==> flow/design.v <==
`timescale 1ns / 1ps
module counter #(size = 8) (clk, rst, ld, ld_val, en, up, val);
    input                 clk, rst, ld, en, up;
    input      [size-1:0] ld_val;
    output reg [size-1:0] val;
    always @(posedge clk, posedge rst) begin
        if (rst) begin
            val <= 0;
        end else if (ld) begin
            val <= ld_val;
        end else if (en) begin
            val <= (up) ? val+1 : val-1;
        end
    end
endmodule
module barrelshift #(size = 8) (barrel_in, barrel, right, barrel_out);
    input      signed [size-1:0] barrel_in;
    input                  [3:0] barrel;
    input                        right;
    output reg signed [size-1:0] barrel_out;
    always @(barrel_in, barrel, right) begin
        barrel_out = barrel_in;
        if (barrel == 1) begin
            barrel_out = (right) ? barrel_in >>> 1 : barrel_in <<< 1;
        end else if (barrel == 2) begin
            barrel_out = (right) ? barrel_in >>> 2 : barrel_in <<< 2;
        end else if (barrel == 3) begin
            barrel_out = (right) ? barrel_in >>> 3 : barrel_in <<< 3;
        end else if (barrel == 4) begin
            barrel_out = (right) ? barrel_in >>> 4 : barrel_in <<< 4;
        end else if (barrel == 5) begin
            barrel_out = (right) ? barrel_in >>> 5 : barrel_in <<< 5;
        end else if (barrel == 6) begin
            barrel_out = (right) ? barrel_in >>> 6 : barrel_in <<< 6;
        end else if (barrel == 7) begin
            barrel_out = (right) ? barrel_in >>> 7 : barrel_in <<< 7;
        end else if (barrel == 8) begin
            barrel_out = (right) ? barrel_in >>> 8 : barrel_in <<< 8;
        end else if (barrel == 9) begin
            barrel_out = (right) ? barrel_in >>> 9 : barrel_in <<< 9;
        end else if (barrel == 10) begin
            barrel_out = (right) ? barrel_in >>> 10 : barrel_in <<< 10;
        end else if (barrel == 11) begin
            barrel_out = (right) ? barrel_in >>> 11 : barrel_in <<< 11;
        end else if (barrel == 12) begin
            barrel_out = (right) ? barrel_in >>> 12 : barrel_in <<< 12;
        end else if (barrel == 13) begin
            barrel_out = (right) ? barrel_in >>> 13 : barrel_in <<< 13;
        end else if (barrel == 14) begin
            barrel_out = (right) ? barrel_in >>> 14 : barrel_in <<< 14;
        end else if (barrel == 15) begin
            barrel_out = (right) ? barrel_in >>> 15 : barrel_in <<< 15;
        end
    end
endmodule
module register #(size = 8) (clk, rst, ld, ld_val, val);
    input clk, rst, ld;
    input      signed [size-1:0] ld_val;
    output reg signed [size-1:0] val;
    always @(posedge clk, posedge rst) begin
        if (rst) begin
            val <= 0;
        end else if (ld) begin
            val <= ld_val;
        end
    end
endmodule
module cordic (clk, rst, s, angle, done, sine, cosine);
    input                   clk, rst, s;
    input   signed  [31:0]  angle;
    output  reg             done;
    output  signed  [31:0]  sine, cosine;
    reg              [1:0]  y, yn;
    wire                    z;
    wire             [3:0]  cntr_val0;
    wire    signed  [31:0]  atan [0:15];
    reg                     reg_ld_angle, reg_ld_sine, reg_ld_cosine, cntr_ld0, cntr_en0;
    wire    signed  [31:0]  reg_ld_val_angle, reg_ld_val_sine, reg_ld_val_cosine;
    wire    signed  [31:0]  reg_val_angle, reg_val_sine, reg_val_cosine, bshft_val_cosine, bshft_val_sine;
    assign atan[0]  = 450_000_000;
    assign atan[1]  = 265_650_512;
    assign atan[2]  = 140_362_435;
    assign atan[3]  = 071_250_163;
    assign atan[4]  = 035_763_344;
    assign atan[5]  = 017_899_106;
    assign atan[6]  = 008_951_737;
    assign atan[7]  = 004_476_142;
    assign atan[8]  = 002_381_050;
    assign atan[9]  = 001_119_057;
    assign atan[10] = 000_559_529;
    assign atan[11] = 000_279_765;
    assign atan[12] = 000_139_882;
    assign atan[13] = 000_069_941;
    assign atan[14] = 000_034_971;
    assign atan[15] = 000_017_485;
    always @(posedge clk, posedge rst) begin
        if (rst) begin
            y <= 0;
        end else begin
            y <= yn;
        end
    end
    always @(y, s, z) begin
        case (y)
            0: begin
                if (~s) begin
                    yn <= 0;
                end else begin
                    yn <= 1;
                end
            end
            1: begin
                if (~z) begin
                    yn <= 1;
                end else begin
                    yn <= 2;
                end
            end
            2: begin
                if (s) begin
                    yn <= 2;
                end else begin
                    yn <= 0;
                end
            end
            default: yn <= 2'bxx;
        endcase
    end
    always @(y, s) begin
        reg_ld_angle = 0; reg_ld_sine = 0; reg_ld_cosine = 0; cntr_ld0 = 0; cntr_en0 = 0; done = 0;
        case (y)
            0: begin
                reg_ld_angle = 1; cntr_ld0 = 1;
                if (s) begin
                    reg_ld_sine = 1; reg_ld_cosine = 1;
                end
            end
            1: begin
                reg_ld_angle = 1; reg_ld_sine = 1; reg_ld_cosine = 1; cntr_en0 = 1;
            end
            2: begin
                done = 1;
            end
        endcase
    end
    assign reg_ld_val_angle = (y == 0) ? angle : (reg_val_angle >= 000_000_000) ? 
        reg_val_angle - atan[cntr_val0] : reg_val_angle + atan[cntr_val0];
    assign reg_ld_val_cosine = (y == 0) ? 006_073_000 : (reg_val_angle >= 000_000_000) ?
        reg_val_cosine - bshft_val_sine : reg_val_cosine + bshft_val_sine;
    assign reg_ld_val_sine = (y == 0) ? 000_000_000 : (reg_val_angle >= 000_000_000) ?
        reg_val_sine + bshft_val_cosine : reg_val_sine - bshft_val_cosine;
    assign z = (cntr_val0 == 15);
    counter   #(4) c0 (clk, rst, cntr_ld0, 0, cntr_en0, 1, cntr_val0);
    register #(32) r_angle (clk, rst, reg_ld_angle, reg_ld_val_angle, reg_val_angle);
    register #(32) r_cosine (clk, rst, reg_ld_cosine, reg_ld_val_cosine, reg_val_cosine);
    register #(32) r_sine (clk, rst, reg_ld_sine, reg_ld_val_sine, reg_val_sine);
    barrelshift #(32) b_cosine (reg_val_cosine, cntr_val0, 1, bshft_val_cosine);
    barrelshift #(32) b_sine (reg_val_sine, cntr_val0, 1, bshft_val_sine);
    assign sine = reg_val_sine;
    assign cosine = reg_val_cosine;
endmodule
Tool chain data of cordic
What the tools print for cordic, step after step. Lines are those of the file above, counted from 1. Operators carry their Yosys type and port widths (W data, S select, Z words). Cell names lack the library's common part. A cell with - has no value.

Design top: cordic. Clock input: clk. Standard-cell library: sky130hd. Corner: tt_025C_1v80.

Word level
Counts by Yosys on the flattened word-level netlist (proc, flatten, opt, wreduce; memories kept). Register bits leave out memories and registers merged into their read ports (data or address). Print and check cells are left out.

Under magnitude comparators stands 1. The figure for eq/ne operators is 17. For reduce/logical cells the number is 4. For multiplexer cells the number is 49. The entry for add/sub/neg operators reads 7.

Operator list (number): $mux W31 (30); $pmux W32 S16 (1); $mux W32 (6); $add A32 B32 Y32 (3); $sub A32 B32 Y32 (3); $ge A32 B1 Y1 const B (1); $eq A4 B4 Y1 const B (8); $eq A4 B3 Y1 const B (4); $eq A4 B2 Y1 const B (2); $mux W4 (2); $pmux W2 S3 (1); $mux W1 (6); $add A4 B1 Y4 const B (1); $eq A4 B1 Y1 const B (1); $logic_not A4 Y1 (1); $mux W2 (2); $eq A2 B1 Y1 const B (1); $eq A2 B2 Y1 const B (1); $logic_not A2 Y1 (1); $reduce_bool A2 Y1 (1); $reduce_or A2 Y1 (1); $pmux W1 S2 (1).

For input bits the number is 35. For flip-flop bits (word level) the number is 102. Under word-level cells stands 83. The figure for output and inout bits is 65.

Depth
Yosys ltp: most cells in a row. Word level: on the elaborated netlist, between registers, memories and ports. Mapped: between sequential cells and ports; inverters and the memories' decode and read muxes count.

Under word-level depth stands 19. Under ABC_AREA stands 1. For depth in mapped cells the number is 42. Under mapped depth without buffers stands 40.

After synthesis
Yosys stat after the flow's synthesis: flattened, memories mapped to cells. It holds for the ABC_AREA given above (unset counts as 0); a run with the other value may have another netlist.

The figure for flip-flops is 103. The entry for mapped cells reads 3482. The entry for chip area (Yosys) reads 0.0196038 mm². The figure for sequential area is 0.0025787 mm².

Cells by type (number): nand2_1 (989); dfrtp_1 (102); a21oi_1 (338); inv_1 (382); o21ai_0 (283); ha_1 (106); nor2_1 (286); nand3_1 (172); xor2_1 (79); clkbuf_1 (115); a221oi_1 (42); a211oi_1 (44); o22ai_1 (52); buf_2 (62); o211ai_1 (31); nor3_1 (42); nand4_1 (33); xnor2_1 (23).

Other cell types: 44; their cells: 301.

Worst setup path after synthesis
OpenSTA on the mapped netlist: ideal clock, no wires. The path of least setup slack (recovery checks aside). Input and output delay are each 20% of the period. Register names are those of the netlist, which keeps one name where synthesis merged equal registers.

Path kind: reg-to-reg. Start point: register c0.val[0]. End point: register r_cosine.val[25]. Required time: 7366 ps. The entry for arrival time reads 4820 ps. For period the number is 7500 ps. Under launch time at the first pin stands 0 ps. Path slack: 2546 ps. For stages the number is 38. The figure for setup time is 134 ps. Under buffers on the path stands 2. The entry for path delay reads 4954 ps. Under synthesis period reached stands 4954 ps.

"path delay" = arrival - input delay + setup time. "stages": output pins that drive a net of the path, with the launching flip-flop's if there is one; two outputs of one cell count as two. "synthesis period reached" is the clock period less the worst setup slack; recovery checks do not enter. This is arithmetic on one report: input and output delays are still those of the set period (20% each). The rows between start and end are the longest chain of elaborated cells between them; the timing report does not say that the signal goes this way. Where chains are equally long, one stands for them. A line is the first line of the expression or statement that the cell stems from. Yosys adds cells for indexed reads and writes and turns some case tables into memories. At most two assigning lines are given for a register; there are more.

Cells stage by stage: dfrtp_1 -> inv_1 -> ha_1 -> inv_2 -> nor2_2 -> inv_2 -> buf_4 -> buf_2 -> o21ai_0 -> inv_1 -> nand2_1 -> nand2_1 -> nand2_1 -> nand2_1 -> nand2_1 -> nand2_1 -> nand2_1 -> nand2_1 -> (+2 left out) -> ha_1 -> inv_1 -> o21ai_0 -> inv_1 -> ha_1 -> nand2_1 -> nand2_1 -> a21oi_1 -> o21ai_0 -> a21oi_1 -> o21ai_0 -> inv_1 -> o21ai_0 -> a21oi_1 -> o21ai_0 -> nand2_1 -> a21boi_0 -> o22ai_1. Length of the longest elaborated chain: 19. Under elaborated cells on any way between the ends stands 34. Those cells by class: add/sub (2); eq/ne (15); mux (17).

Ends and longest elaborated chain, after synthesis: start: declaration (RTL line 5) `output reg [size-1:0] val;`; start: assignment (RTL line 10) `val <= ld_val;`; start: assignment (RTL line 12) `val <= (up) ? val+1 : val-1;`; $eq A4 B4 Y1 (RTL line 51) `end else if (barrel == 15) begin`; $mux W31 (RTL line 51); $mux W31 (RTL line 49) `end else if (barrel == 14) begin`; $mux W31 (RTL line 47) `end else if (barrel == 13) begin`; $mux W31 (RTL line 45) `end else if (barrel == 12) begin`; $mux W31 (RTL line 43) `end else if (barrel == 11) begin`; $mux W31 (RTL line 41) `end else if (barrel == 10) begin`; (+4 left out); $mux W31 (RTL line 31) `end else if (barrel == 5) begin`; $mux W31 (RTL line 29) `end else if (barrel == 4) begin`; $mux W31 (RTL line 27) `end else if (barrel == 3) begin`; $mux W31 (RTL line 25) `end else if (barrel == 2) begin`; $mux W31 (RTL line 23) `if (barrel == 1) begin`; $add A32 B32 Y32 (RTL line 149) `reg_val_cosine - bshft_val_sine : reg_val_cosine + bshft_val_sine;`; $mux W32 (2 in a row) (RTL line 148) `assign reg_ld_val_cosine = (y == 0) ? 006_073_000 : (reg_val_angle >= 000_000_000) ?`; end: assignment (RTL line 62) `val <= 0;`; end: assignment (RTL line 64) `val <= ld_val;`; end: declaration (RTL line 59) `output reg signed [size-1:0] val;`.

Path in the finished layout
Path of least setup slack in the final report of flow run A (OpenROAD, finished layout, wires in). Where an end is a register, its clock arrival counts in the times. The path's times are printed in steps of 10 ps; the period is the one set.

Path kind: reg-to-reg. Start point: register c0.val[0]. End point: register r_cosine.val[30]. Path slack: -1370 ps. The figure for setup time is 120 ps. Under launch time at the first pin stands 420 ps. For period the number is 4690 ps. The entry for arrival time reads 6360 ps. For stages the number is 36. Under buffers on the path stands 6. Required time: 4990 ps.

The rows between start and end are the longest chain of elaborated cells between them; the timing report does not say that the signal goes this way. Where chains are equally long, one stands for them. At most two assigning lines are given for a register; there are more.

Cells stage by stage: dfrtp_2 -> inv_4 -> ha_4 -> inv_4 -> buf_4 -> nor2_4 -> inv_2 -> buf_12 -> o21ai_0 -> inv_1 -> a21oi_4 -> buf_6 -> nand2_2 -> inv_1 -> nand2_2 -> nor2_4 -> buf_6 -> nand2_4 -> o21ai_4 -> xor2_2 -> ha_4 -> buf_4 -> nand2_2 -> nor3_4 -> nand3_2 -> nand3_4 -> nand3_4 -> nand2_4 -> a21oi_4 -> o21ai_4 -> buf_6 -> nand2_4 -> nand2_4 -> a21oi_2 -> o21ai_1 -> o21ai_1. Length of the longest elaborated chain: 19. Under elaborated cells on any way between the ends stands 34. Those cells by class: add/sub (2); eq/ne (15); mux (17).

Ends and longest elaborated chain, post-layout: start: declaration (RTL line 5) `output reg [size-1:0] val;`; start: assignment (RTL line 10) `val <= ld_val;`; start: assignment (RTL line 12) `val <= (up) ? val+1 : val-1;`; $eq A4 B4 Y1 (RTL line 51) `end else if (barrel == 15) begin`; $mux W31 (RTL line 51); $mux W31 (RTL line 49) `end else if (barrel == 14) begin`; $mux W31 (RTL line 47) `end else if (barrel == 13) begin`; $mux W31 (RTL line 45) `end else if (barrel == 12) begin`; $mux W31 (RTL line 43) `end else if (barrel == 11) begin`; $mux W31 (RTL line 41) `end else if (barrel == 10) begin`; (+4 left out); $mux W31 (RTL line 31) `end else if (barrel == 5) begin`; $mux W31 (RTL line 29) `end else if (barrel == 4) begin`; $mux W31 (RTL line 27) `end else if (barrel == 3) begin`; $mux W31 (RTL line 25) `end else if (barrel == 2) begin`; $mux W31 (RTL line 23) `if (barrel == 1) begin`; $add A32 B32 Y32 (RTL line 149) `reg_val_cosine - bshft_val_sine : reg_val_cosine + bshft_val_sine;`; $mux W32 (2 in a row) (RTL line 148) `assign reg_ld_val_cosine = (y == 0) ? 006_073_000 : (reg_val_angle >= 000_000_000) ?`; end: assignment (RTL line 62) `val <= 0;`; end: assignment (RTL line 64) `val <= ld_val;`; end: declaration (RTL line 59) `output reg signed [size-1:0] val;`.

Measured results for cordic: 3 stored runs of the Yosys and OpenROAD flow on sky130hd. The settings differ; the order carries no meaning. The constraints put input and output delay at 20% of the set period each and load the outputs with 0.01 pF. "period reached": clock period set for the run, less the worst setup slack. It is reckoned from that one timing run; input and output delays stay at 20% of the period that was set. "time used up by the worst setup path" = time allowed to the worst setup path (clock period - input delay - output delay, where it has them) - its slack; a late launch clock adds to it, a late capture clock takes from it. "time used up by the worst setup path" is given in steps of 10 ps.

Files of flow run A:
==> flow/run.sh <==
#!/bin/bash
# the make line also repeats the synthesis and layout settings of config.mk as NAME=value (left out here)
make -C /OpenROAD-flow-scripts/flow DESIGN_CONFIG=/design/flow/config.mk WORK_HOME=/design/flow/orfs CLKGATE_MAP_FILE= finish
==> flow/config.mk <==
export PLATFORM = sky130hd
export DESIGN_NAME = cordic
export DESIGN_NICKNAME = cordic
export VERILOG_FILES = /design/flow/design.v
export SDC_FILE = /design/flow/constraint.sdc
export NUM_CORES = 4
export LEC_CHECK = 0
export ABC_AREA = 1
export CAP_MARGIN = 20
export CELL_PAD_IN_SITES_DETAIL_PLACEMENT = 2
export CELL_PAD_IN_SITES_GLOBAL_PLACEMENT = 0
export CORE_ASPECT_RATIO = 1.3
export CORE_MARGIN = 9
export CORE_UTILIZATION = 18
export CTS_CLUSTER_DIAMETER = 254
export CTS_CLUSTER_SIZE = 86
export GPL_ROUTABILITY_DRIVEN = 0
export MAX_ROUTING_LAYER = met5
export MIN_ROUTING_LAYER = met1
export PLACE_DENSITY_LB_ADDON = 0.18
export SLEW_MARGIN = 40
export TNS_END_PERCENT = 85
==> flow/constraint.sdc <==
create_clock -name core_clock -period 4.69 [get_ports {clk}]
set_input_delay 0.9380 -clock core_clock [delete_from_list [all_inputs] [get_ports {clk}]]
set_output_delay 0.9380 -clock core_clock [all_outputs]
set_load 0.01 [all_outputs]

Results of flow run A. The period reached is 6,056 ps. The time used up by the worst setup path stands at 6,060 ps. Worst setup path kind: reg-to-reg. The Yosys chip area after synthesis is 0.0196038 mm². The total die area is 0.121216 mm². The worst setup slack after layout reads -1,366 ps. For the standard-cell area of the final layout the run shows 0.0342554 mm². The final setup TNS stands at -39,545 ps. For the utilization of the finished layout the run shows 31.8%. The smallest hold slack is 524 ps.

Files of flow run B:
==> flow/run.sh <==
#!/bin/bash
# the make line also repeats the synthesis and layout settings of config.mk as NAME=value (left out here)
make -C /OpenROAD-flow-scripts/flow DESIGN_CONFIG=/design/flow/config.mk WORK_HOME=/design/flow/orfs CLKGATE_MAP_FILE= finish
==> flow/config.mk <==
export PLATFORM = sky130hd
export DESIGN_NAME = cordic
export DESIGN_NICKNAME = cordic
export VERILOG_FILES = /design/flow/design.v
export SDC_FILE = /design/flow/constraint.sdc
export NUM_CORES = 4
export LEC_CHECK = 0
export CAP_MARGIN = 20
export CELL_PAD_IN_SITES_DETAIL_PLACEMENT = 2
export CELL_PAD_IN_SITES_GLOBAL_PLACEMENT = 1
export CORE_ASPECT_RATIO = 1.24
export CORE_MARGIN = 5
export CORE_UTILIZATION = 52
export CTS_CLUSTER_DIAMETER = 40
export SLEW_MARGIN = 20
==> flow/constraint.sdc <==
create_clock -name core_clock -period 6.39 [get_ports {clk}]
set_input_delay 1.2780 -clock core_clock [delete_from_list [all_inputs] [get_ports {clk}]]
set_output_delay 1.2780 -clock core_clock [all_outputs]
set_load 0.01 [all_outputs]

Outcome of flow run B: no results, placement failed with DPL-0033.

Files of flow run C:
==> flow/run.sh <==
#!/bin/bash
# the make line also repeats the synthesis and layout settings of config.mk as NAME=value (left out here)
make -C /OpenROAD-flow-scripts/flow DESIGN_CONFIG=/design/flow/config.mk WORK_HOME=/design/flow/orfs CLKGATE_MAP_FILE= finish
==> flow/config.mk <==
export PLATFORM = sky130hd
export DESIGN_NAME = cordic
export DESIGN_NICKNAME = cordic
export VERILOG_FILES = /design/flow/design.v
export SDC_FILE = /design/flow/constraint.sdc
export NUM_CORES = 4
export LEC_CHECK = 0
export ABC_AREA = 0
export CAP_MARGIN = 20
export CELL_PAD_IN_SITES_DETAIL_PLACEMENT = 2
export CELL_PAD_IN_SITES_GLOBAL_PLACEMENT = 0
export CORE_ASPECT_RATIO = 1.3
export CORE_MARGIN = 8
export CORE_UTILIZATION = 18
export CTS_CLUSTER_DIAMETER = 254
export CTS_CLUSTER_SIZE = 86
export GPL_ROUTABILITY_DRIVEN = 0
export HOLD_SLACK_MARGIN = 0.11
export MAX_ROUTING_LAYER = met5
export MIN_ROUTING_LAYER = met1
export PLACE_DENSITY_LB_ADDON = 0.24
export SETUP_SLACK_MARGIN = 0.5
export SLEW_MARGIN = 40
export TNS_END_PERCENT = 85
==> flow/constraint.sdc <==
create_clock -name core_clock -period 4.69 [get_ports {clk}]
set_input_delay 0.9380 -clock core_clock [delete_from_list [all_inputs] [get_ports {clk}]]
set_output_delay 0.9380 -clock core_clock [all_outputs]
set_load 0.01 [all_outputs]

Results of flow run C. The period reached is 6,475 ps. The time used up by the worst setup path stands at 6,480 ps. Worst setup path kind: reg-to-reg. The Yosys chip area after synthesis is 0.0192222 mm². The total die area is 0.117593 mm². The worst setup slack after layout reads -1,785 ps. For the standard-cell area of the final layout the run shows 0.033875 mm². The final setup TNS stands at -71,079 ps. For the utilization of the finished layout the run shows 32.0%. The smallest hold slack is 572 ps.
